==> flow/design.v <==
module pwm_hw(
input clk,      			 
input reset,  			     
input red,                   
input green,                 
input blue,                  
output [19:0] Red_High_HW,   
output [19:0] Red_Low_HW,    
output [19:0] Green_High_HW, 
output [19:0] Green_Low_HW,  
output [19:0] Blue_High_HW,  
output [19:0] Blue_Low_HW    
             );
HW_PWM Red(.clk(clk),.reset(reset),.Colour_input(red),.High_Count(Red_High_HW),.Low_Count(Red_Low_HW));           
HW_PWM Green(.clk(clk),.reset(reset),.Colour_input(green),.High_Count(Green_High_HW), .Low_Count(Green_Low_HW));  
HW_PWM Blue(.clk(clk),.reset(reset),.Colour_input(blue),.High_Count(Blue_High_HW), .Low_Count(Blue_Low_HW));      
endmodule
module HW_PWM(
input clk,                     
input reset,                   
input Colour_input,            
output reg [19:0] High_Count,  
output reg [19:0] Low_Count    
            );
reg PrevPwm;                   
reg [19:0]Count;               
always@(posedge clk)
begin
if (!reset)                    
    begin
	Count<=20'b0;
	High_Count<=20'b0;
	Low_Count<=20'b0;          
	PrevPwm<=1'b0;
	end
else if(Colour_input==1)       
   begin
	if(PrevPwm!=Colour_input)  
		begin
 		Low_Count<=Count;      
		PrevPwm<=1'b1;         
		Count<=20'b0;          
		end
	else
		begin                  
		Count<=Count+1'b1;     
		end
  end
else if(Colour_input==0)       
	begin
	if(PrevPwm!=Colour_input)  
		begin
		High_Count<=Count;     
		PrevPwm<=Colour_input; 
		Count<=20'b0;          
		end
else
     begin                     
     Count<=Count+1'b1;        
     end     
end
end			
endmodule			
# Tool chain data of pwm_hw
# Tool output for the design above, in the order of the flow.
# Line numbers count from 1 in the design file above.
# Cell names lack the library's common part.
# A cell with -- has no value.
[inputs]
top = "pwm_hw"
clock_port = "clk"
lib = "sky130hd"
corner = "tt_025C_1v80"

# Word-level counts
# Counts by Yosys on the flattened word-level netlist (proc, flatten, opt, wreduce; memories kept). Register bits leave out memories and registers merged into their read ports (data or address). Print and check cells are left out. Cells with the same type and inputs are merged into one.
[word_totals]
reg_bits = 183
input_bits = 5
elab_cells = 40
[classes]
addsub = 3
equal = 3
n_mux = 9
n_logic = 4
n_reduce_logical = 9
[ops]
columns = ["op", "count"]
rows = [
  ["adder 20 x 1 -> 20 bit (second input constant)", 3],
  ["AND reduction 2 bit", 6],
  ["2-to-1 mux 1 bit", 9],
  ["OR reduction 2 bit", 3],
  ["inverter 1 bit", 4],
  ["inequality test 1 bit", 3],
]

# Logic depth
# Depth = most cells in a row (Yosys ltp): at word level without a register or memory, in the mapped netlist without a sequential cell, where the memories' decode and read muxes count.
[logic_depth]
word_depth = 3
ABC_AREA = 0
ltp_mapped = 6
mapped_depth_nobuf = 5

# After synthesis
# Yosys stat after the flow's synthesis: flattened, memories mapped to cells. It holds for the ABC_AREA given above (unset counts as 0); a run with the other value may have another netlist.
# The area totals of this step are shown rounded.
[types]
columns = ["cell", "count", "area_total_um2"]
rows = [
  ["dfxtp_1", 183, 3.66E+03],
  ["mux2i_1", 125, 1251.2],
  ["nor2b_1", 123, 769.488],
  ["xnor2_1", 23, 201.443],
  ["nor2_1", 43, 161.405],
  ["nand3_1", 27, 135.13],
  ["clkbuf_1", 34, 127.622],
  ["xor2_1", 13, 113.859],
  ["ha_1", 9, 112.608],
  ["nand4_1", 14, 87.584],
  ["or3_1", 12, 75.072],
  ["a21oi_1", 13, 65.062],
  ["and3_1", 9, 56.304],
  ["o21ai_0", 11, 55.053],
  ["nor3_1", 10, 50.048],
  ["nand2_1", 12, 45.043],
  ["nor4_1", 7, 43.792],
  ["inv_1", 11, 41.29],
]
# Other cell types: 15; their cells: 24.
[synth_totals]
cell_count = 703
area_um2 = 7260
sequential_area_um2 = 3660
ffs = 183
buf_cells = 39
# The figures by module come from a second, unflattened synthesis with its own total; it is not the netlist above.
[unflattened]
hier_cells = 705
hier_area_um2 = 7320
# Each row is one instance without its submodules.
[by_module]
columns = ["module", "n_inst", "n_cells", "mod_area_um2", "seq_area_um2"]
rows = [
  ["HW_PWM", 3, 235, 2440, 1220],
  ["pwm_hw", 1, 0, 0.0, 0.0],
]

# Timing after synthesis
# OpenSTA on the mapped netlist: ideal clock, no wires. The path of least setup slack (recovery checks aside). Input and output delay are each 20% of the period. Register names are those of the netlist, which keeps one name where synthesis merged equal registers.
[synth_timing]
path_kind = "input -> register"
startpoint = "input port green"
endpoint = "register Green.Count[14]"
clock_period_ns = 2.0
input_delay_ns = 0.400
setup_ns = 0.059
t_first_pin_ns = 0.400
arrival_time_ns = 1.698
setup_slack_ns = 0.243
path_delay_ns = 1.357
driving_pins = 6
period_less_setup_slack_ns = 1.757
# "path_delay_ns" = arrival - input delay + setup time.
# "driving_pins" counts driving pins, that of a launching flip-flop among them; a cell with two outputs on the path counts twice.
# "period_less_setup_slack_ns" = period - worst setup slack (recovery checks aside). The figure is calculated, with input and output delays left at 20% of the set period.
# The rows between start and end are the longest chain of elaborated cells between them; the timing report does not say that the signal goes this way. Where chains are equally long, one stands for them.
# A line is the first line of the expression or statement that the cell stems from. Yosys adds cells for indexed reads and writes and turns some case tables into memories.
# At most two assigning lines are given for a register; there are more.
[synth_between]
path_cell_list = "inv_1 ha_1 clkbuf_1 nand2_1 or4_1 nand2_1"
elab_chain_len = 2
cone_cells = 2
cone_classes = "1 x eq/ne; 1 x reduce/logical"
[synth_lines]
columns = ["element", "line_no", "text"]
rows = [
  ["from (decl)", 5, "input green,"],
  ["inequality test 1 bit", 38, "if(PrevPwm!=Colour_input)"],
  ["OR reduction 2 bit", "--", ""],
  ["to (assign)", 46, "Count<=Count+1'b1;"],
  ["to (assign)", 59, "Count<=Count+1'b1;"],
  ["to (decl)", 26, "reg [19:0]Count;"],
]

# Timing after layout
# From the final timing report of flow run 1: the path of least setup slack in the routed layout; clock arrival at registers is part of the times.
[layout_timing]
path_kind = "register -> register"
startpoint = "register Red.Count[11]"
endpoint = "register Red.Count[19]"
clock_period_ns = 1.31
setup_ns = 0.06
t_first_pin_ns = 0.42
arrival_time_ns = 1.94
setup_slack_ns = -0.27
driving_pins = 5
# The rows between start and end are the longest chain of elaborated cells between them; the timing report does not say that the signal goes this way. Where chains are equally long, one stands for them.
# At most two assigning lines are given for a register; there are more.
[layout_between]
path_cell_list = "dfxtp_4 nand4_4 or4_4 or3_1 a21oi_1"
elab_chain_len = 1
cone_cells = 1
cone_classes = "1 x add/sub"
[layout_lines]
columns = ["element", "line_no", "text"]
rows = [
  ["from (decl)", 26, "reg [19:0]Count;"],
  ["from (assign)", 46, "Count<=Count+1'b1;"],
  ["from (assign)", 59, "Count<=Count+1'b1;"],
  ["adder 20 x 1 -> 20 bit", 46, ""],
  ["to (assign)", 46, ""],
  ["to (assign)", 59, ""],
  ["to (decl)", 26, ""],
]

# Measured results for pwm_hw: 5 stored runs of the Yosys and OpenROAD flow on sky130hd. The settings differ; the order carries no meaning. The constraints put input and output delay at 20% of the set period each and load the outputs with 0.01 pF.
# Values from the reports are rounded here.

[[run]]
name = "flow run 1"
[run.settings]
CORE_UTILIZATION = 40
PLACE_DENSITY = 0.6
period_ns = 1.31
CAP_MARGIN = 20
CORE_MARGIN = 2
SLEW_MARGIN = 20
[run.results]
timing.setup.ws_ns = -0.271
post_synth_area_um2 = 7260
die_footprint_um2 = 19200
ws_hold_ns = 0.282
stdcell_area_um2 = 10600

[[run]]
name = "flow run 2"
[run.settings]
ABC_AREA = 0
CORE_UTILIZATION = 21
CTS_CLUSTER_DIAMETER = 111
MAX_ROUTING_LAYER = "met4"
PLACE_DENSITY_LB_ADDON = 0.05
period_ns = 2.23
CAP_MARGIN = 20
CORE_MARGIN = 2
SLEW_MARGIN = 20
[run.results]
timing.setup.ws_ns = 0.345
post_synth_area_um2 = 7260
die_footprint_um2 = 36100
ws_hold_ns = 0.442
stdcell_area_um2 = 9660

[[run]]
name = "flow run 3"
[run.settings]
CAP_MARGIN = 5
CORE_ASPECT_RATIO = 0.8
CORE_UTILIZATION = 50
GPL_TIMING_DRIVEN = 1
SETUP_SLACK_MARGIN = -0.16
SLEW_MARGIN = 10
period_ns = 2.66
CORE_MARGIN = 2
[run.results]
timing.setup.ws_ns = 0.651
post_synth_area_um2 = 7260
die_footprint_um2 = 15500
ws_hold_ns = 0.514
stdcell_area_um2 = 9300

[[run]]
name = "flow run 4"
[run.settings]
CAP_MARGIN = 30
CELL_PAD_IN_SITES_DETAIL_PLACEMENT = 2
CORE_UTILIZATION = 46
CTS_CLUSTER_SIZE = 34
GPL_ROUTABILITY_DRIVEN = 0
MAX_ROUTING_LAYER = "met5"
PLACE_DENSITY = 0.6
period_ns = 2.07
CORE_MARGIN = 2
SLEW_MARGIN = 20
[run.results]
outcome = "did not finish, clock tree synthesis stopped with DPL-0033"

[[run]]
name = "flow run 5"
[run.settings]
CAP_MARGIN = 5
CORE_MARGIN = 7
CORE_UTILIZATION = 23
CTS_CLUSTER_SIZE = 22
GPL_TIMING_DRIVEN = 0
MAX_ROUTING_LAYER = "met4"
PLACE_DENSITY_LB_ADDON = 0.0
TNS_END_PERCENT = 85
period_ns = 2.0
SLEW_MARGIN = 20
[run.results]
timing.setup.ws_ns = 0.089
post_synth_area_um2 = 7260
die_footprint_um2 = 36700
ws_hold_ns = 0.441
stdcell_area_um2 = 9630
